==> flow/design.v <==
module flope #(
    parameter int Width = 1
)(
    input logic clk,
    input logic en,
    input logic[Width-1:0] d,
    output logic[Width-1:0] q
);
    always_ff @(posedge clk) begin
        if (en)
            q <= d; 
    end
endmodule
module floper #(
    parameter int Width = 1,
    parameter logic[Width-1:0] ResetValue = 0
)(
    input logic clk,
    input logic reset,
    input logic en,
    input logic[Width-1:0] d,
    output logic[Width-1:0] q
);
    always_ff @(posedge clk or posedge reset) begin
        if (reset)
            q <= ResetValue;
        else if (en)
            q <= d; 
    end
endmodule
module flopr #(
    parameter int Width = 1,
    parameter logic[Width-1:0] ResetValue = 0
)(
    input logic clk,
    input logic reset,
    input logic[Width-1:0] d,
    output logic[Width-1:0] q
);
    always_ff @(posedge clk or posedge reset) begin
        if (reset)
            q <= ResetValue;
        else
            q <= d; 
    end
endmodule
module mux2 #(
    parameter int Width = 1
)(
    input logic[Width-1:0] a0,
    input logic[Width-1:0] a1,
    input logic sel,
    output logic[Width-1:0] y
);
    assign y = sel ? a1 : a0;
endmodule
module mux4 #(
    parameter int Width = 1
)(
    input logic[Width-1:0] a0,
    input logic[Width-1:0] a1,
    input logic[Width-1:0] a2,
    input logic[Width-1:0] a3,
    input logic[1:0] sel,
    output logic[Width-1:0] y
);
    always_comb
        case (sel)
            2'h0: y = a0;
            2'h1: y = a1;
            2'h2: y = a2;
            2'h3: y = a3;
        endcase
endmodule
module controller(
    input logic[6:0] opcode,
    input logic[2:0] funct3,
    input logic funct75,
    output logic[1:0] rs_valid,
    output logic rd_valid,
    output logic[2:0] imm_sel,
    output logic[1:0] src_sel,
    output logic[3:0] alsu_func,
    output logic[1:0] exec_sel,
    output logic jump_d,
    output logic[2:0] flow_ctrl,
    output logic mem_write,
    output logic mem_read,
    output logic[2:0] mem_size,
    output logic system
);
    logic is_shift;
    logic[17:0] controls;
    assign is_shift = funct3[1:0] == 2'b01;
    assign mem_write = (opcode == 7'b01_000_11);
    assign mem_read = (opcode == 7'b00_000_11);
    assign mem_size = funct3;
    assign {rs_valid, rd_valid, imm_sel, src_sel, alsu_func, exec_sel, jump_d, flow_ctrl} = controls;
    always_comb begin
        system = 0;
        case (opcode)
            7'b00_100_11:
                if (is_shift) controls = {3'b01_1,  3'b000, 2'b10, {funct75, funct3},  2'b00, 4'b0000  };
                else          controls = {3'b01_1,  3'b000, 2'b10, {1'b0, funct3},   2'b00, 4'b0000  };
            7'b01_100_11:       controls = {3'b11_1, 3'b000, 2'b00, {funct75, funct3},  2'b00, 4'b0000  };
            7'b01_101_11:      controls = {3'b00_1,   3'b010, 2'b00,  4'b0000,    2'b01,  4'b0000  };
            7'b00_101_11:    controls = {3'b00_1,   3'b010, 2'b11, 4'b0000,  2'b00, 4'b0000  };
            7'b00_000_11:     controls = {3'b01_1,  3'b000, 2'b10, 4'b0000,  2'b00, 4'b0000  };
            7'b01_000_11:    controls = {3'b11_0,  3'b001, 2'b10, 4'b0000,  2'b00, 4'b0000  };
            7'b11_011_11:      controls = {3'b00_1,   3'b100, 2'b00,  4'b0000,    2'b10,  4'b1000 };
            7'b11_001_11:     controls = {3'b01_1,  3'b000, 2'b10, 4'b0000,  2'b10,  4'b0100 };
            7'b11_000_11:
                case (funct3)
                    3'b000:     controls = {3'b11_0,  3'b101, 2'b00, 4'b1000,  2'b00,    4'b0010 };
                    3'b001:     controls = {3'b11_0,  3'b101, 2'b00, 4'b1000,  2'b00,    4'b0011};
                    3'b100:     controls = {3'b11_0,  3'b101, 2'b00, 4'b0010,  2'b00,    4'b0011};
                    3'b101:     controls = {3'b11_0,  3'b101, 2'b00, 4'b0010,  2'b00,    4'b0010 };
                    3'b110:    controls = {3'b11_0,  3'b101, 2'b00, 4'b0011, 2'b00,    4'b0011};
                    3'b111:    controls = {3'b11_0,  3'b101, 2'b00, 4'b0011, 2'b00,    4'b0010 };
                    default:  controls = {3'b00_0,   3'b000, 2'b00,  4'b0000,    2'b00,    4'b0000  };
                endcase
            7'b00_011_11:     controls = {3'b00_0,   3'b000, 2'b00,  4'b0000,    2'b00,    4'b0000  };
            7'b11_100_11: begin
                system = 1;   controls = {3'b00_0,   3'b000, 2'b00,  4'b0000,    2'b00,    4'b0000  };
            end
            default: begin
                system = 1;   controls = {3'b00_0,   3'b000, 2'b00,  4'b0000,    2'b00,    4'b0000  };
            end
        endcase
    end
endmodule
module decode_stage(
    input logic clk,
    input logic halted,
    input logic[31:0] instr_d,
    input logic[31:0] pc_d,
    output logic[2:0] mem_size_d,
    output logic mem_write_d,
    output logic mem_read_d,
    output logic rd_valid_d,
    output logic[1:0] exec_sel_d,
    output logic[2:0] flow_ctrl_d,
    output logic[3:0] alsu_func_d,
    output logic[1:0] src_sel_d,
    output logic[3:0] fwd_sel_d,
    output logic[4:0] rd_d,
    output logic[31:0] reg_a_d,
    output logic[31:0] reg_b_d,
    output logic[31:0] imm_d,
    output logic[31:0] pc_imm_d,
    output logic jump_d,
    input logic[4:0] rd_w,
    input logic rd_valid_w,
    input logic[31:0] reg_d_w,
    input logic[4:0] rd_e,
    input logic rd_valid_e,
    input logic[4:0] rd_m,
    input logic rd_valid_m,
    input logic mem_read_e,
    output logic stall,
    input logic flush,
    output logic system
);
    logic[4:0] rs1;
    logic[4:0] rs2;
    logic[2:0] imm_sel;
    logic[1:0] rs_valid;
    logic mem_write_pre;
    logic mem_read_pre;
    logic rd_valid_pre;
    logic[2:0] flow_ctrl_pre;
    decomposer decomposer(instr_d, rd_d, rs1, rs2);
    reg_file reg_file(
        .clk(clk),
        .a1(rs1),
        .rd1(reg_a_d),
        .a2(rs2),
        .rd2(reg_b_d),
        .a3(rd_w),
        .wd3(reg_d_w),
        .we3(~halted & rd_valid_w)
    );
    imm_dec imm_dec(instr_d, imm_sel, imm_d);
    pc_imm_adder pc_imm_adder(pc_d, imm_d, pc_imm_d);
    logic system_pre;
    controller controller(
        .opcode(instr_d[6:0]),
        .funct3(instr_d[14:12]),
        .funct75(instr_d[30]),
        .rs_valid(rs_valid),
        .rd_valid(rd_valid_pre),
        .imm_sel(imm_sel),
        .src_sel(src_sel_d),
        .alsu_func(alsu_func_d),
        .exec_sel(exec_sel_d),
        .jump_d(jump_d),
        .flow_ctrl(flow_ctrl_pre),
        .mem_write(mem_write_pre),
        .mem_read(mem_read_pre),
        .mem_size(mem_size_d),
        .system(system_pre)
    );
    hazard_unit hazard_unit(
        .rs1(rs1),
        .rs2(rs2),
        .rs_valid(rs_valid),
        .rd_e(rd_e),
        .rd_valid_e(rd_valid_e),
        .rd_m(rd_m),
        .rd_valid_m(rd_valid_m),
        .mem_read_e(mem_read_e),
        .fwd_sel(fwd_sel_d),
        .stall(stall)
    );
    assign system = system_pre & ~flush;
    mux2 #(6) nop_mask(
        {mem_read_pre, mem_write_pre, rd_valid_pre, flow_ctrl_pre},
        6'd0,
        stall | flush,
        {mem_read_d, mem_write_d, rd_valid_d, flow_ctrl_d}
    );
endmodule
module decomposer(
    input logic[31:0] instr,
    output logic[4:0] rd,
    output logic[4:0] rs1,
    output logic[4:0] rs2
);
    assign rd = instr[11:7];
    assign rs1 = instr[19:15];
    assign rs2 = instr[24:20];
endmodule
module hazard_unit(
    input logic[4:0] rs1,
    input logic[4:0] rs2,
    input logic[1:0] rs_valid,
    input logic[4:0] rd_e,
    input logic rd_valid_e,
    input logic[4:0] rd_m,
    input logic rd_valid_m,
    input logic mem_read_e,
    output logic[3:0] fwd_sel,
    output logic stall
);
    always_comb begin
        fwd_sel = 4'b0000;
        stall = 1'b0;
        if (rd_valid_e & rd_e != 5'd0) begin
            fwd_sel[0] = rs_valid[0] & (rs1 == rd_e);
            fwd_sel[1] = rs_valid[1] & (rs2 == rd_e);
            stall = mem_read_e & (fwd_sel[0] | fwd_sel[1]);
        end
        if (rd_valid_m & rd_m != 5'd0) begin
            fwd_sel[2] = rs_valid[0] & (rs1 == rd_m);
            fwd_sel[3] = rs_valid[1] & (rs2 == rd_m);
        end
    end
endmodule
module imm_dec(
    input logic[31:0] instr,
    input logic[2:0] imm_sel,
    output logic[31:0] imm
);
    logic sign;
    assign sign = instr[31];
    always_comb
        case (imm_sel)
            3'b000: imm = { {20{sign}}, instr[31:20] };                                  
            3'b001: imm = { {20{sign}}, instr[31:25], instr[11:7] };                     
            3'b010: imm = { instr[31:12], 12'h0 };                                       
            3'b100: imm = { {12{sign}}, instr[19:12], instr[20], instr[30:21], 1'b0 };   
            3'b101: imm = { {20{sign}}, instr[7], instr[30:25], instr[11:8], 1'b0 };     
            default: imm = 32'h0;
        endcase
endmodule
module pc_imm_adder(
    input logic[31:0] pc,
    input logic[31:0] imm,
    output logic[31:0] pc_imm
);
    assign pc_imm = pc + imm;
endmodule
module reg_file(
    input logic clk,
    input logic[4:0] a1,
    output logic[31:0] rd1,
    input logic[4:0] a2,
    output logic[31:0] rd2,
    input logic[4:0] a3,
    input logic[31:0] wd3,
    input logic we3
);
    logic[31:0] regs[32];
    always_ff @(posedge clk) begin
        if (we3 && a3 != 5'h0)
            regs[a3] <= wd3;
    end
    assign rd1 = (a1 == 5'h0) ? 32'h0 : ((we3 && a1 == a3) ? wd3 : regs[a1]);
    assign rd2 = (a2 == 5'h0) ? 32'h0 : ((we3 && a2 == a3) ? wd3 : regs[a2]);
endmodule
module alsu(
    input logic[31:0] a,
    input logic[31:0] b,
    input logic[3:0] f,
    output logic[31:0] s,
    output logic zero
);
    logic sub_en;
    logic[31:0] bb, sum, xor_res, or_res, and_res, shift_res;
    logic an, bn, sn, slt;
    assign sub_en = f[3] | f[1];
    assign bb = {32{sub_en}} ^ b;
    assign sum = a + bb + sub_en;
    assign xor_res = a ^ b;
    assign or_res = a | b;
    assign and_res = a & b;
    assign an = a[31];
    assign bn = b[31];
    assign sn = sum[31];
    always_comb
        case ({an, bn})
            2'b00: slt = sn;
            2'b01: slt = f[0];
            2'b10: slt = ~f[0];
            2'b11: slt = sn;
        endcase
    shifter shifter(a, b[4:0], f[3:2], shift_res);    
    always_comb
        case (f[2:0])
            3'b000: s = sum;
            3'b001: s = shift_res;
            3'b010: s = {31'h0, slt};
            3'b011: s = {31'h0, slt};
            3'b100: s = xor_res;
            3'b101: s = shift_res;
            3'b110: s = or_res;
            3'b111: s = and_res;
        endcase
    assign zero = ~|s;
endmodule
module execute_stage(
    input logic[1:0] exec_sel_e,
    input logic[2:0] flow_ctrl_e,
    input logic[3:0] alsu_func_e,
    input logic[1:0] src_sel_e,
    input logic[3:0] fwd_sel_e,
    input logic[31:0] reg_a_e,
    input logic[31:0] reg_b_e,
    input logic[31:0] imm_e,
    input logic[31:0] pc_e,
    input logic[31:0] pc4_e,
    output logic[31:0] exec_res_e,
    output logic[31:0] fwd_b_e,
    output logic[1:0] pc_sel_e,
    output logic[31:0] alsu_res_e,
    input logic[31:0] exec_res_m,
    input logic[31:0] reg_d_w,
    output logic flush
);
    logic[31:0] fwd_a;
    logic[31:0] fwd_b;
    logic[31:0] src_a;
    logic[31:0] src_b;
    logic zero;
    fwd_mux fwd_mux(reg_a_e, reg_b_e, exec_res_m, reg_d_w, fwd_sel_e, fwd_a, fwd_b);
    src_mux src_mux(fwd_a, fwd_b, pc_e, imm_e, src_sel_e, src_a, src_b);
    assign fwd_b_e = fwd_b;
    alsu alsu(src_a, src_b, alsu_func_e, alsu_res_e, zero);
    flow_control flow_control(zero, flow_ctrl_e, pc_sel_e, flush);
    mux4 #(32) exec_mux(alsu_res_e, imm_e, pc4_e, pc4_e, exec_sel_e, exec_res_e);
endmodule
module flow_control(
    input logic zero,
    input logic[2:0] flow_ctrl,
    output logic[1:0] pc_sel_e,
    output logic flush
);
    logic branch_cond, branch_taken;
    assign branch_cond = zero ^ flow_ctrl[0];
    assign branch_taken = branch_cond & flow_ctrl[1];
    assign pc_sel_e = {flow_ctrl[2], branch_taken};
    assign flush = branch_taken | flow_ctrl[2];
endmodule
module fwd_mux(
    input logic[31:0] reg_a,
    input logic[31:0] reg_b,
    input logic[31:0] exec_res_m,
    input logic[31:0] reg_d_w,
    input logic[3:0] fwd_sel,
    output logic[31:0] fwd_a,
    output logic[31:0] fwd_b
);
    assign fwd_a = fwd_sel[0] ? exec_res_m : (fwd_sel[2] ? reg_d_w : reg_a);
    assign fwd_b = fwd_sel[1] ? exec_res_m : (fwd_sel[3] ? reg_d_w : reg_b);
endmodule
module shifter (
    input logic[31:0] a,
    input logic[4:0] shamt,
    input logic[1:0] f,
    output logic[31:0] y
);
    logic[63:0] bc;
    logic[4:0] k;
    logic[47:0] d4;
    logic[39:0] d3;
    logic[35:0] d2;
    logic[33:0] d1;
    logic[32:0] d0;
    always_comb
        case (f)
            2'b00: bc = {a, 32'h0};
            2'b01: bc = {32'h0, a};
            2'b10: bc = {a, 32'h0};
            2'b11: bc = {{32{a[31]}}, a};
        endcase
    assign k = {5{~f[0]}} ^ shamt;
    assign d4 = k[4] ? bc[63:16] : bc[47:0];
    assign d3 = k[3] ? d4[47:8] : d4[39:0];
    assign d2 = k[2] ? d3[39:4] : d3[35:0];
    assign d1 = k[1] ? d2[35:2] : d2[33:0];
    assign d0 = k[0] ? d1[33:1] : d1[32:0];
    assign y = f[0] ? d0[31:0] : d0[32:1];
endmodule
module src_mux(
    input logic[31:0] fwd_a,
    input logic[31:0] fwd_b,
    input logic[31:0] pc,
    input logic[31:0] imm,
    input logic[1:0] src_sel,
    output logic[31:0] src_a,
    output logic[31:0] src_b
);
    assign src_a = src_sel[0] ? pc : fwd_a;
    assign src_b = src_sel[1] ? imm : fwd_b;
endmodule
module fetch_stage #(
    parameter logic[31:0] BootVector = 32'h0000_0000
)(
    input logic clk,
    input logic reset,
    input logic halted,
    output logic[31:0] i_addr,
    input logic[31:0] i_data,
    output logic[31:0] instr_f,
    output logic[31:0] pc_f,
    output logic[31:0] pc4_f,
    input logic[31:0] pc_imm_d,
    input logic[31:0] pc_imm_e,
    input logic[31:0] alsu_res_e,
    input logic jump_d,
    input logic[1:0] pc_sel_e,
    input logic stall,
    input logic flush,
    output logic misaligned_pc
);
    logic[31:0] pc1;
    logic[31:0] pc2;
    logic[31:0] pc3;
    floper #(32, BootVector) pc_reg(clk, reset, ~halted & ~stall, pc1, pc_f);
    pc4_adder pc4_adder(pc_f, pc4_f);
    mux2 #(32) pc_mux_d(pc4_f, pc_imm_d, jump_d, pc3);
    mux4 #(32) pc_mux_e(pc3, pc_imm_e, alsu_res_e, alsu_res_e, pc_sel_e, pc2);
    pc_mask pc_mask(pc2, pc1, misaligned_pc);
    assign i_addr = pc_f;
    mux2 #(32) instr_mux(i_data, 32'b000000000000_00000_000_00000_0010011, flush | jump_d, instr_f);
endmodule
module pc4_adder(
    input logic[31:0] pc,
    output logic[31:0] pc4
);
    assign pc4 = pc + 4;
endmodule
module pc_mask(
    input logic[31:0] pc2,
    output logic[31:0] pc1,
    output logic misaligned_pc
);
    assign pc1 = {pc2[31:2], 2'b0};
    assign misaligned_pc = pc2[1];
endmodule
module halt_ctrl(
    input logic clk,
    input logic reset,
    input logic system,
    input logic misaligned_pc,
    input logic misaligned_addr,
    input logic unhalt,
    output logic halted
);
    logic halt_set;
    always_ff @(posedge clk or posedge reset) begin
        if (reset)
            halted <= 0;
        else begin
            if (unhalt)
                halted <= 0;
            else if (halt_set)
                halted <= 1;
        end
    end
    assign halt_set = system | misaligned_pc | misaligned_addr;
endmodule
module addr_dec(
    input logic[31:0] addr,
    output logic[1:0] byte_offset,
    output logic[31:0] word_addr
);
    assign byte_offset = addr[1:0];
    assign word_addr = {addr[31:2], 2'b00};
endmodule
module dmem_ctrl(
    input logic[31:0] a,
    input logic[31:0] wd,
    output logic[31:0] rd,
    input logic mem_write,
    input logic[2:0] mem_size,
    output logic[31:0] d_addr,
    output logic[31:0] d_wdata,
    output logic[3:0] d_wstrb,
    input logic[31:0] d_rdata,
    output logic misaligned_addr
);
    logic[1:0] byte_offset;
    logic[3:0] lanes;
    addr_dec addr_dec(a, byte_offset, d_addr);
    lane_dec lane_dec(byte_offset, mem_size, lanes);
    write_shifter write_shifter(wd, lanes, d_wdata);
    read_shifter read_shifter(d_rdata, lanes, mem_size[2], rd);
    assign d_wstrb = lanes & {4{mem_write}};
    assign misaligned_addr = (lanes == 4'h0);
endmodule
module lane_dec(
    input logic[1:0] byte_offset,
    input logic[2:0] mem_size,
    output logic[3:0] lanes
);
    always_comb begin
        case (mem_size[1:0])
            2'b00:
                case (byte_offset)
                    2'h0: lanes = 4'b0001;
                    2'h1: lanes = 4'b0010;
                    2'h2: lanes = 4'b0100;
                    2'h3: lanes = 4'b1000;
                endcase
            2'b01:
                case (byte_offset)
                    2'h0: lanes = 4'b0011;
                    2'h2: lanes = 4'b1100;
                    default: lanes = 4'b0000;
                endcase
            2'b10:
                lanes = (byte_offset == 2'h0) ? 4'b1111 : 4'b0000;
            default: lanes = 4'b0000;
        endcase
    end
endmodule
module memory_stage(
    input logic halted,
    output logic[31:0] d_addr,
    output logic[31:0] d_wdata,
    output logic[3:0] d_wstrb,
    input logic[31:0] d_rdata,
    input logic[2:0] mem_size_m,
    input logic mem_write_m,
    input logic mem_read_m,
    input logic[31:0] exec_res_m,
    input logic[31:0] fwd_b_m,
    output logic[31:0] reg_d_m,
    output logic misaligned_addr
);
    logic[31:0] mem_res;
    logic mem_op_m;
    logic misaligned_addr_pre;
    dmem_ctrl dmem_ctrl(
        .a(exec_res_m),
        .wd(fwd_b_m),
        .rd(mem_res),
        .mem_write(~halted & mem_write_m),
        .mem_size(mem_size_m),
        .d_addr(d_addr),
        .d_wdata(d_wdata),
        .d_wstrb(d_wstrb),
        .d_rdata(d_rdata),
        .misaligned_addr(misaligned_addr_pre)
    );
    mux2 #(32) mem_mux(exec_res_m, mem_res, mem_read_m, reg_d_m);
    assign mem_op_m = mem_read_m | mem_write_m;
    assign misaligned_addr = misaligned_addr_pre & mem_op_m;
endmodule
module read_shifter(
    input logic[31:0] rdata,
    input logic[3:0] lanes,
    input logic zeroext,
    output logic[31:0] rd
);
    always_comb
        case (lanes)
            4'b0001: rd = zeroext ? {24'h0, rdata[7:0]}   : {{24{rdata[7]}},  rdata[7:0]};
            4'b0010: rd = zeroext ? {24'h0, rdata[15:8]}  : {{24{rdata[15]}}, rdata[15:8]};
            4'b0100: rd = zeroext ? {24'h0, rdata[23:16]} : {{24{rdata[23]}}, rdata[23:16]};
            4'b1000: rd = zeroext ? {24'h0, rdata[31:24]} : {{24{rdata[31]}}, rdata[31:24]};
            4'b0011: rd = zeroext ? {16'h0, rdata[15:0]}  : {{16{rdata[15]}}, rdata[15:0]};
            4'b1100: rd = zeroext ? {16'h0, rdata[31:16]} : {{16{rdata[31]}}, rdata[31:16]};
            4'b1111: rd = rdata;
            default: rd = 32'h0;
        endcase
endmodule
module write_shifter(
    input logic[31:0] wd,
    input logic[3:0] lanes,
    output logic[31:0] wdata
);
    always_comb
        casez (lanes)
            4'b??10: wdata = { wd[31:16], wd[7:0], wd[7:0] };
            4'b?100: wdata = { wd[15:0], wd[15:0] };
            4'b1000: wdata = { wd[7:0], wd[23:0] };
            default: wdata = wd;
        endcase
endmodule
module de_reg(
    input logic clk,
    input logic reset,
    input logic halted,
    input logic[2:0] mem_size_d,
    input logic mem_write_d,
    input logic mem_read_d,
    input logic rd_valid_d,
    input logic[1:0] exec_sel_d,
    input logic[2:0] flow_ctrl_d,
    input logic[3:0] alsu_func_d,
    input logic[1:0] src_sel_d,
    input logic[3:0] fwd_sel_d,
    input logic[4:0] rd_d,
    input logic[31:0] reg_a_d,
    input logic[31:0] reg_b_d,
    input logic[31:0] imm_d,
    input logic[31:0] pc_imm_d,
    input logic[31:0] pc_d,
    input logic[31:0] pc4_d,
    output logic[2:0] mem_size_e,
    output logic mem_write_e,
    output logic mem_read_e,
    output logic rd_valid_e,
    output logic[1:0] exec_sel_e,
    output logic[2:0] flow_ctrl_e,
    output logic[3:0] alsu_func_e,
    output logic[1:0] src_sel_e,
    output logic[3:0] fwd_sel_e,
    output logic[4:0] rd_e,
    output logic[31:0] reg_a_e,
    output logic[31:0] reg_b_e,
    output logic[31:0] imm_e,
    output logic[31:0] pc_imm_e,
    output logic[31:0] pc_e,
    output logic[31:0] pc4_e
);
    floper #(6) floper(
        clk, reset, ~halted,
        {mem_read_d, mem_write_d, rd_valid_d, flow_ctrl_d},
        {mem_read_e, mem_write_e, rd_valid_e, flow_ctrl_e}
    );
    flope #(212) flope(
        clk, ~halted,
        {mem_size_d, exec_sel_d, alsu_func_d, src_sel_d, fwd_sel_d, rd_d, reg_a_d, reg_b_d, imm_d, pc_imm_d, pc_d, pc4_d},
        {mem_size_e, exec_sel_e, alsu_func_e, src_sel_e, fwd_sel_e, rd_e, reg_a_e, reg_b_e, imm_e, pc_imm_e, pc_e, pc4_e}
    );
endmodule
module em_reg(
    input logic clk,
    input logic reset,
    input logic halted,
    input logic[2:0] mem_size_e,
    input logic mem_write_e,
    input logic mem_read_e,
    input logic rd_valid_e,
    input logic[4:0] rd_e,
    input logic[31:0] exec_res_e,
    input logic[31:0] fwd_b_e,
    output logic[2:0] mem_size_m,
    output logic mem_write_m,
    output logic mem_read_m,
    output logic rd_valid_m,
    output logic[4:0] rd_m,
    output logic[31:0] exec_res_m,
    output logic[31:0] fwd_b_m
);
    floper #(3) floper(
        clk, reset, ~halted,
        {mem_read_e, mem_write_e, rd_valid_e},
        {mem_read_m, mem_write_m, rd_valid_m}
    );
    flope #(72) flope(
        clk, ~halted,
        {mem_size_e, rd_e, exec_res_e, fwd_b_e},
        {mem_size_m, rd_m, exec_res_m, fwd_b_m}
    );
endmodule
module fd_reg(
    input logic clk,
    input logic reset,
    input logic halted,
    input logic stall,
    input logic[31:0] instr_f,
    input logic[31:0] pc_f,
    input logic[31:0] pc4_f,
    output logic[31:0] instr_d,
    output logic[31:0] pc_d,
    output logic[31:0] pc4_d
);
    floper #(32,32'b000000000000_00000_000_00000_0010011) floper(
        clk, reset, ~halted & ~stall,
        instr_f,
        instr_d
    );
    flope #(64) flope(
        clk, ~halted & ~stall,
        {pc_f, pc4_f},
        {pc_d, pc4_d}
    );
endmodule
module mw_reg(
    input logic clk,
    input logic reset,
    input logic halted,
    input logic rd_valid_m,
    input logic[4:0] rd_m,
    input logic[31:0] reg_d_m,
    output logic rd_valid_w,
    output logic[4:0] rd_w,
    output logic[31:0] reg_d_w
);
    floper #(1) floper(
        clk, reset, ~halted,
        rd_valid_m,
        rd_valid_w
    );
    flope #(37) flope(
        clk, ~halted,
        {rd_m, reg_d_m},
        {rd_w, reg_d_w}
    );
endmodule
module riscv #(
    parameter logic[31:0] BootVector = 32'h0000_0000
)(
    input logic clk,
    input logic reset,
    output logic halted,
    input logic unhalt,
    output logic[31:0] i_addr,
    input logic[31:0] i_data,
    output logic[31:0] d_addr,
    output logic[31:0] d_wdata,
    output logic[3:0] d_wstrb,
    input logic[31:0] d_rdata
);
    logic[31:0] instr_f;
    logic[31:0] pc_f;
    logic[31:0] pc4_f;
    logic[31:0] instr_d;
    logic[31:0] pc_d;
    logic[31:0] pc4_d;
    logic[2:0] mem_size_d;
    logic mem_write_d;
    logic mem_read_d;
    logic rd_valid_d;
    logic[1:0] exec_sel_d;
    logic[2:0] flow_ctrl_d;
    logic[3:0] alsu_func_d;
    logic[1:0] src_sel_d;
    logic[3:0] fwd_sel_d;
    logic[4:0] rd_d;
    logic[31:0] reg_a_d;
    logic[31:0] reg_b_d;
    logic[31:0] imm_d;
    logic[31:0] pc_imm_d;
    logic jump_d;
    logic[2:0] mem_size_e;
    logic mem_write_e;
    logic mem_read_e;
    logic rd_valid_e;
    logic[1:0] exec_sel_e;
    logic[2:0] flow_ctrl_e;
    logic[3:0] alsu_func_e;
    logic[1:0] src_sel_e;
    logic[3:0] fwd_sel_e;
    logic[4:0] rd_e;
    logic[31:0] reg_a_e;
    logic[31:0] reg_b_e;
    logic[31:0] imm_e;
    logic[31:0] pc_imm_e;
    logic[31:0] pc_e;
    logic[31:0] pc4_e;
    logic[31:0] exec_res_e;
    logic[31:0] fwd_b_e;
    logic[1:0] pc_sel_e;
    logic[31:0] alsu_res_e;
    logic[2:0] mem_size_m;
    logic mem_write_m;
    logic mem_read_m;
    logic rd_valid_m;
    logic[4:0] rd_m;
    logic[31:0] exec_res_m;
    logic[31:0] fwd_b_m;
    logic[31:0] reg_d_m;
    logic rd_valid_w;
    logic[4:0] rd_w;
    logic[31:0] reg_d_w;
    logic stall;
    logic flush;
    logic system;
    logic misaligned_pc;
    logic misaligned_addr;
    fetch_stage fetch(.*);
    fd_reg fd_reg(.*);
    decode_stage decode(.*);
    de_reg de_reg(.*);
    execute_stage execute(.*);
    em_reg em_reg(.*);
    memory_stage memory(.*);
    mw_reg mw_reg(.*);
    halt_ctrl halt_ctrl(.*);
endmodule
Lab notebook: riscv

From RTL to reports: riscv:

Tool output for the design above before and after an edit, in the order of the flow.
Lines under "before" count in the file above, lines under "after" in the edited file.
"difference" is "after" less "before", of the values as shown; "rel. change" is that difference over "before", in percent.
Library cell names are shortened.
The mark -- stands for no value.

* top module: riscv
* clock port: clk
* standard-cell library: sky130hd
* library corner: tt_025C_1v80

The edit:

The edit as a unified diff against the file above.
This change comes from a script, not from a designer. The edited design behaves differently; no optimisation was intended.

```diff
@@ -489,8 +489,6 @@
 );
     logic halt_set;
-    always_ff @(posedge clk or posedge reset) begin
-        if (reset)
-            halted <= 0;
-        else begin
+    always_ff @(posedge clk) begin
+        begin
             if (unhalt)
                 halted <= 0;
```

Elaborated design:

Yosys after proc, flatten, opt, wreduce and memory -nomap, before mapping. Memory bits, and registers merged into a memory's read port (data or address), are not among the register bits. Print and check cells are not counted.
Memory sizes are those after Yosys's memory passes, which may raise the word count (mostly to a power of two), join words into wider ones and drop unused or constant bits.

Cells by class
* add/sub/neg operators: before 4, after 4, difference 0, rel. change 0.00%
* multiply operators: before 0, after 0, difference 0
* div/mod/pow operators: before 0, after 0, difference 0
* magnitude comparators: before 0, after 0, difference 0
* equal/unequal tests: before 57, after 57, difference 0, rel. change 0.00%
* shifts and indexed selects: before 0, after 0, difference 0
* muxes and demuxes: before 44, after 42, difference -2, rel. change -4.55%
* bitwise logic cells: before 33, after 33, difference 0, rel. change 0.00%
* reduce/logical cells: before 28, after 27, difference -1, rel. change -3.57%

Operators by type and width
* 2-to-1 mux 1 bit: before 5, after 3, difference -2, rel. change -40.00%
* nonzero test 2 bit: before 1, after 0, difference -1, rel. change -100.00%

Unchanged operator kinds not shown: 58.

Word-level totals
* flip-flop bits (word level): before 390, after 390, difference 0, rel. change 0.00%
* latch bits: before 0, after 0, difference 0
* RAM bits: before 1024, after 1024, difference 0, rel. change 0.00%
* bits in read-only memories: before 0, after 0, difference 0
* clocked read ports x word width: before 64, after 64, difference 0, rel. change 0.00%
* memories: before 1, after 1, difference 0, rel. change 0.00%
* input port bits: before 67, after 67, difference 0, rel. change 0.00%
* word-level cells: before 179, after 176, difference -3, rel. change -1.68%

Memory list
* shape (words x width / read and write ports): before decode.reg_file.regs 32x32 r2 w1, after decode.reg_file.regs 32x32 r2 w1

Longest topological paths:

Yosys ltp: most cells in a row. Word level: on the elaborated netlist, between registers, memories and ports. Mapped: between sequential cells and ports; inverters and the memories' decode and read muxes count.

Depth
* word-level depth: before 22, after 20, difference -2, rel. change -9.09%
* ABC_AREA: before 0, after 0
* gate-level depth with buffers: before 29, after 30, difference +1, rel. change +3.45%
* depth with buffers taken out: before 26, after 26, difference 0, rel. change 0.00%

After synthesis:

Source: synth_stat.txt of the flow (Yosys; design flattened, memories mapped). It holds for the ABC_AREA given above (unset counts as 0); a run with the other value may have another netlist.

Mapped netlist
* standard cells after synthesis: before 5268, after 5339, difference +71, rel. change +1.35%
* mapped area (um^2): before 78240.0, after 78637.9, difference +397.9, rel. change +0.51%
* flip-flop cells: before 1472, after 1472, difference 0, rel. change 0.00%
* buffer cells: before 457, after 466, difference +9, rel. change +1.97%

Cell types
* nand2_1: before 244, after 307, difference +63, rel. change +25.82%
* nor3_1: before 76, after 48, difference -28, rel. change -36.84%
* xor2_1: before 44, after 70, difference +26, rel. change +59.09%
* xnor2_1: before 96, after 72, difference -24, rel. change -25.00%
* o21ai_0: before 180, after 164, difference -16, rel. change -8.89%
* a21oi_1: before 252, after 265, difference +13, rel. change +5.16%
* nand3_1: before 65, after 78, difference +13, rel. change +20.00%
* a221oi_1: before 27, after 15, difference -12, rel. change -44.44%
* o22a_1: before 14, after 2, difference -12, rel. change -85.71%
* mux2_2: before 62, after 51, difference -11, rel. change -17.74%
* o221ai_1: before 34, after 24, difference -10, rel. change -29.41%
* nand2b_1: before 57, after 48, difference -9, rel. change -15.79%
* o31ai_1: before 18, after 9, difference -9, rel. change -50.00%
* nor2_1: before 398, after 406, difference +8, rel. change +2.01%
* o22ai_1: before 35, after 43, difference +8, rel. change +22.86%
* a31oi_1: before 29, after 36, difference +7, rel. change +24.14%
* nand4_1: before 22, after 29, difference +7, rel. change +31.82%
* o21ai_1: before 13, after 6, difference -7, rel. change -53.85%

Unchanged cell types not shown: 17.
The list need not be complete.
The figures by module come from a second, unflattened synthesis with its own total; it is not the netlist above.

Unflattened totals
* cell total of the unflattened synthesis: before 5646, after 5645, difference -1, rel. change -0.02%
* area total of the unflattened synthesis (um^2): before 83113.5, after 83104.7, difference -8.8, rel. change -0.01%

Rows give one instance, submodules left out.

By module, before
* reg_file: times used 1, cells 2520, area 47869.7 um^2, sequential area 30749.5 um^2
* flope #(Width=212): times used 1, cells 212, area 6366.1 um^2, sequential area 6366.1 um^2
* alsu: times used 1, cells 684, area 4616.9 um^2, sequential area 0.0 um^2
* shifter: times used 1, cells 612, area 4286.6 um^2, sequential area 0.0 um^2
* flope #(Width=72): times used 1, cells 72, area 2162.1 um^2, sequential area 2162.1 um^2
* flope #(Width=64): times used 1, cells 64, area 1921.8 um^2, sequential area 1921.8 um^2
* pc_imm_adder: times used 1, cells 232, area 1720.4 um^2, sequential area 0.0 um^2
* mux2 #(Width=32): times used 3, cells 36, area 544.3 um^2, sequential area 0.0 um^2
* mux4 #(Width=32): times used 2, cells 39, area 814.5 um^2, sequential area 0.0 um^2
* fwd_mux: times used 1, cells 214, area 1426.4 um^2, sequential area 0.0 um^2
* floper: times used 1, cells 69, area 1352.5 um^2, sequential area 804.5 um^2
* floper: times used 1, cells 69, area 1348.8 um^2, sequential area 800.8 um^2
* flope #(Width=37): times used 1, cells 37, area 1111.1 um^2, sequential area 1111.1 um^2
* src_mux: times used 1, cells 72, area 1088.5 um^2, sequential area 0.0 um^2

before: Modules not listed: 26.

By module, after
* reg_file: times used 1, cells 2520, area 47869.7 um^2, sequential area 30749.5 um^2
* flope #(Width=212): times used 1, cells 212, area 6366.1 um^2, sequential area 6366.1 um^2
* alsu: times used 1, cells 684, area 4616.9 um^2, sequential area 0.0 um^2
* shifter: times used 1, cells 612, area 4286.6 um^2, sequential area 0.0 um^2
* flope #(Width=72): times used 1, cells 72, area 2162.1 um^2, sequential area 2162.1 um^2
* flope #(Width=64): times used 1, cells 64, area 1921.8 um^2, sequential area 1921.8 um^2
* pc_imm_adder: times used 1, cells 232, area 1720.4 um^2, sequential area 0.0 um^2
* mux2 #(Width=32): times used 3, cells 36, area 544.3 um^2, sequential area 0.0 um^2
* mux4 #(Width=32): times used 2, cells 39, area 814.5 um^2, sequential area 0.0 um^2
* fwd_mux: times used 1, cells 214, area 1426.4 um^2, sequential area 0.0 um^2
* floper: times used 1, cells 69, area 1352.5 um^2, sequential area 804.5 um^2
* floper: times used 1, cells 69, area 1348.8 um^2, sequential area 800.8 um^2
* flope #(Width=37): times used 1, cells 37, area 1111.1 um^2, sequential area 1111.1 um^2
* src_mux: times used 1, cells 72, area 1088.5 um^2, sequential area 0.0 um^2

after: Modules not listed: 26.

Timing after synthesis:

Source: OpenSTA report_checks on the synthesized netlist (no wires, ideal clock, input and output delay 20% of the period each), path of least setup slack; recovery checks are left aside. Register names are those of the netlist, which keeps one name where synthesis merged equal registers.

Timing path post-synthesis
* path kind: before flip-flop to flip-flop, after flip-flop to flip-flop
* start: before register halt_ctrl.halted, after register halt_ctrl.halted
* end: before register fd_reg.floper.q[10], after register fetch.pc_reg.q[2]
* period (ps): before 10000, after 10000, difference 0, rel. change 0.00%
* library setup time (ps): before 121, after 136, difference +15
* time at the first pin (ps): before 0, after 0, difference 0
* arrival time (ps): before 11914, after 10238, difference -1676, rel. change -14.07%
* data required time (ps): before 9879, after 9864, difference -15, rel. change -0.15%
* setup slack (ps): before -2035, after -374, difference +1661
* delay of the path (ps): before 12035, after 10374, difference -1661, rel. change -13.80%
* stages: before 9, after 7, difference -2, rel. change -22.22%
* period reached after synthesis (ps): before 12035, after 10374, difference -1661, rel. change -13.80%

"delay of the path" is the arrival time less input delay plus setup time.
"stages" counts driving pins, that of a launching flip-flop among them; a cell with two outputs on the path counts twice.
"period reached after synthesis" = period - worst setup slack (recovery checks aside). The figure is calculated, with input and output delays left at 20% of the set period.
Between the ends stands the longest chain of elaborated cells between them, by number of cells; it is not shown to be the way that was timed. Of several equally long chains one is given.
Each line given opens the expression or statement behind the cell; cells for indexed reads and writes are added by Yosys, which also makes memories of some case tables.
A register here has more assigning lines than the two given.

Between the ends, post-synthesis, before:
* cells stage by stage: dfrtp_1 -> clkinv_1 -> o31ai_1 -> clkinv_1 -> nand2_1 -> nor3_2 -> buf_6 -> buf_6 -> a22o_1
* length of the longest elaborated chain: 2
* elaborated cells on any way between the ends: 2

RTL lines, path post-synthesis, before
* start: declaration: RTL line 488 `output logic halted`
* start: assignment: RTL line 493 `halted <= 0;`
* start: assignment: RTL line 496 `halted <= 0;`
* NOT 1 bit: RTL line 713 `clk, reset, ~halted & ~stall,`
* bitwise AND 1 bit: RTL line 713
* end: assignment: RTL line 26 `q <= ResetValue;`
* end: assignment: RTL line 28 `q <= d;`
* end: declaration: RTL line 22 `output logic[Width-1:0] q`

Some nets on the timed path still bear RTL names; the line given drives or declares the net.

Named nets, post-synthesis, before
* fd_reg.flope.en: RTL line 718 `clk, ~halted & ~stall,`

Between the ends, post-synthesis, after:
* cells stage by stage: dfxtp_1 -> inv_1 -> nand2_1 -> inv_1 -> clkbuf_1 -> o32a_1 -> o211ai_1
* length of the longest elaborated chain: 2
* elaborated cells on any way between the ends: 2

RTL lines, path post-synthesis, after
* start: declaration: RTL line 488 `output logic halted`
* start: assignment: RTL line 494 `halted <= 0;`
* start: assignment: RTL line 496 `halted <= 1;`
* NOT 1 bit: RTL line 459 `floper #(32, BootVector) pc_reg(clk, reset, ~halted & ~stall, pc1, pc_f);`
* bitwise AND 1 bit: RTL line 459
* end: assignment: RTL line 26 `q <= ResetValue;`
* end: assignment: RTL line 28 `q <= d;`
* end: declaration: RTL line 22 `output logic[Width-1:0] q`

Named nets, post-synthesis, after
* fd_reg.flope.en: RTL line 716 `clk, ~halted & ~stall,`

Timing after layout:

Path of least setup slack in the final report of the runs of pair 1 (OpenROAD, finished layout, wires in). Where an end is a register, its clock arrival counts in the times.
The path's times are printed in steps of 10 ps; the period is the one set.

Timing path post-layout
* path kind: before flip-flop to flip-flop, after flip-flop to flip-flop
* start: before register de_reg.flope.q[198], after register de_reg.flope.q[198]
* end: before register fetch.pc_reg.q[22], after register fd_reg.floper.q[22]
* period (ps): before 10000, after 10000, difference 0, rel. change 0.00%
* library setup time (ps): before 110, after 110, difference 0
* time at the first pin (ps): before 830, after 810, difference -20, rel. change -2.41%
* arrival time (ps): before 8640, after 8970, difference +330, rel. change +3.82%
* data required time (ps): before 10680, after 10690, difference +10, rel. change +0.09%
* setup slack (ps): before 2040, after 1710, difference -330
* stages: before 20, after 25, difference +5, rel. change +25.00%

Between the ends stands the longest chain of elaborated cells between them, by number of cells; it is not shown to be the way that was timed. Of several equally long chains one is given.

Between the ends, post-layout, before:
* cells stage by stage: edfxtp_1 -> buf_4 -> or3b_1 -> o211ai_4 -> inv_2 -> buf_4 -> nor3_1 -> nor3_1 -> o32ai_1 -> a21oi_1 -> a221oi_1 -> a21boi_0 -> o32ai_1 -> nor4b_1 -> nand4_1 -> nor4_4 -> mux2i_1 -> nor3_4 -> mux2_2 -> o221ai_1
* length of the longest elaborated chain: 17
* elaborated cells on any way between the ends: 32
* RTL lines with such cells: 20

RTL lines, path post-layout, before
* start: declaration: RTL line 7 `output logic[Width-1:0] q`
* start: assignment: RTL line 11 `q <= d;`
* 2-to-1 mux 32 bit: RTL line 394 `assign fwd_b = fwd_sel[1] ? exec_res_m : (fwd_sel[3] ? reg_d_w : reg_b);`
* 2-to-1 mux 32 bit: RTL line 434 `assign src_b = src_sel[1] ? imm : fwd_b;`
* bitwise XOR 5 bit: RTL line 416 `assign k = {5{~f[0]}} ^ shamt;`
* 2-to-1 mux 48 bit: RTL line 417 `assign d4 = k[4] ? bc[63:16] : bc[47:0];`
* 2-to-1 mux 40 bit: RTL line 418 `assign d3 = k[3] ? d4[47:8] : d4[39:0];`
* 2-to-1 mux 36 bit: RTL line 419 `assign d2 = k[2] ? d3[39:4] : d3[35:0];`
* 2-to-1 mux 34 bit: RTL line 420 `assign d1 = k[1] ? d2[35:2] : d2[33:0];`
* (+3 left out)
* OR reduction 32 bit: RTL line 339 `assign zero = ~|s;`
* zero test 1 bit: RTL line 339
* bitwise XOR 1 bit: RTL line 379 `assign branch_cond = zero ^ flow_ctrl[0];`
* bitwise AND 1 bit: RTL line 380 `assign branch_taken = branch_cond & flow_ctrl[1];`
* equality test 2 bit: RTL line 68 `case (sel)`
* OR reduction 2 bit
* parallel mux 32 bit (select 3 bit): RTL line 68
* end: assignment: RTL line 26 `q <= ResetValue;`
* end: assignment: RTL line 28 `q <= d;`
* end: declaration: RTL line 22 `output logic[Width-1:0] q`

Between the ends, post-layout, after:
* cells stage by stage: edfxtp_1 -> buf_4 -> nor2b_1 -> o31a_1 -> clkinv_1 -> xnor2_1 -> inv_1 -> fa_1 -> nand2b_1 -> a21oi_1 -> o41a_1 -> a221oi_1 -> o211ai_1 -> a211oi_1 -> o21ai_0 -> a31oi_1 -> xnor2_1 -> o22ai_1 -> nand3_1 -> or4_1 -> or3_1 -> nand2_4 -> nor3_4 -> buf_4 -> a22o_1
* length of the longest elaborated chain: 17
* elaborated cells on any way between the ends: 29
* RTL lines with such cells: 22

RTL lines, path post-layout, after
* start: declaration: RTL line 7 `output logic[Width-1:0] q`
* start: assignment: RTL line 11 `q <= d;`
* 2-to-1 mux 32 bit: RTL line 394 `assign fwd_b = fwd_sel[1] ? exec_res_m : (fwd_sel[3] ? reg_d_w : reg_b);`
* 2-to-1 mux 32 bit: RTL line 434 `assign src_b = src_sel[1] ? imm : fwd_b;`
* bitwise XOR 5 bit: RTL line 416 `assign k = {5{~f[0]}} ^ shamt;`
* 2-to-1 mux 48 bit: RTL line 417 `assign d4 = k[4] ? bc[63:16] : bc[47:0];`
* 2-to-1 mux 40 bit: RTL line 418 `assign d3 = k[3] ? d4[47:8] : d4[39:0];`
* 2-to-1 mux 36 bit: RTL line 419 `assign d2 = k[2] ? d3[39:4] : d3[35:0];`
* 2-to-1 mux 34 bit: RTL line 420 `assign d1 = k[1] ? d2[35:2] : d2[33:0];`
* (+3 left out)
* OR reduction 32 bit: RTL line 339 `assign zero = ~|s;`
* zero test 1 bit: RTL line 339
* bitwise XOR 1 bit: RTL line 379 `assign branch_cond = zero ^ flow_ctrl[0];`
* bitwise AND 1 bit: RTL line 380 `assign branch_taken = branch_cond & flow_ctrl[1];`
* OR 1 bit: RTL line 382 `assign flush = branch_taken | flow_ctrl[2];`
* OR 1 bit: RTL line 465 `mux2 #(32) instr_mux(i_data, 32'b000000000000_00000_000_00000_0010011, flush | jump_d, instr_f);`
* 2-to-1 mux 32 bit: RTL line 55 `assign y = sel ? a1 : a0;`
* end: assignment: RTL line 26 `q <= ResetValue;`
* end: assignment: RTL line 28 `q <= d;`
* end: declaration: RTL line 22 `output logic[Width-1:0] q`

Measured runs:

Runs of the flow (Yosys, OpenROAD) on both versions; the two runs of a pair have the same settings. The constraints put input and output delay at 20% of the set period each and load the outputs with 0.01 pF.

Flow settings, pair 1:
* period_ns: 10.0
* CAP_MARGIN: 20
* CORE_MARGIN: 2
* CORE_UTILIZATION: 40
* SLEW_MARGIN: 20

Results, pair 1
* chip area after synthesis (Yosys) (um^2): before 78240.0, after 78637.9, difference +397.9, rel. change +0.51%
* area inside the die boundary (um^2): before 199152.0, after 200158.0, difference +1006.0, rel. change +0.51%
* standard-cell area after routing (um^2): before 88083.2, after 88392.3, difference +309.1, rel. change +0.35%
* final utilization: before 0.453, after 0.453, difference 0.000
* lowest setup slack (ps): before 2042, after 1714, difference -328
* smallest hold slack (ps): before 393, after 406, difference +13
* achieved clock period (ps): before 7958, after 8286, difference +328, rel. change +4.12%

Flow settings, pair 2:
* CELL_PAD_IN_SITES_DETAIL_PLACEMENT: 1
* CORE_ASPECT_RATIO: 0.55
* CORE_UTILIZATION: 23
* GPL_ROUTABILITY_DRIVEN: 1
* GPL_TIMING_DRIVEN: 0
* MAX_ROUTING_LAYER: met4
* PLACE_DENSITY: 0.74
* SETUP_SLACK_MARGIN: -0.26
* SLEW_MARGIN: 25
* period_ns: 8.49
* CAP_MARGIN: 20
* CORE_MARGIN: 2

Results, pair 2
* chip area after synthesis (Yosys) (um^2): before 78240.0, after 78637.9, difference +397.9, rel. change +0.51%
* area inside the die boundary (um^2): before 345065.0, after 346810.0, difference +1745.0, rel. change +0.51%
* standard-cell area after routing (um^2): before 93646.1, after 94511.9, difference +865.8, rel. change +0.92%
* final utilization: before 0.277, after 0.277, difference 0.000
* lowest setup slack (ps): before -558, after -813, difference -255
* smallest hold slack (ps): before 418, after 388, difference -30
* achieved clock period (ps): before 9048, after 9303, difference +255, rel. change +2.82%

"achieved clock period" means the clock period less the worst setup slack. The figure is calculated, with input and output delays left at 20% of the set period.
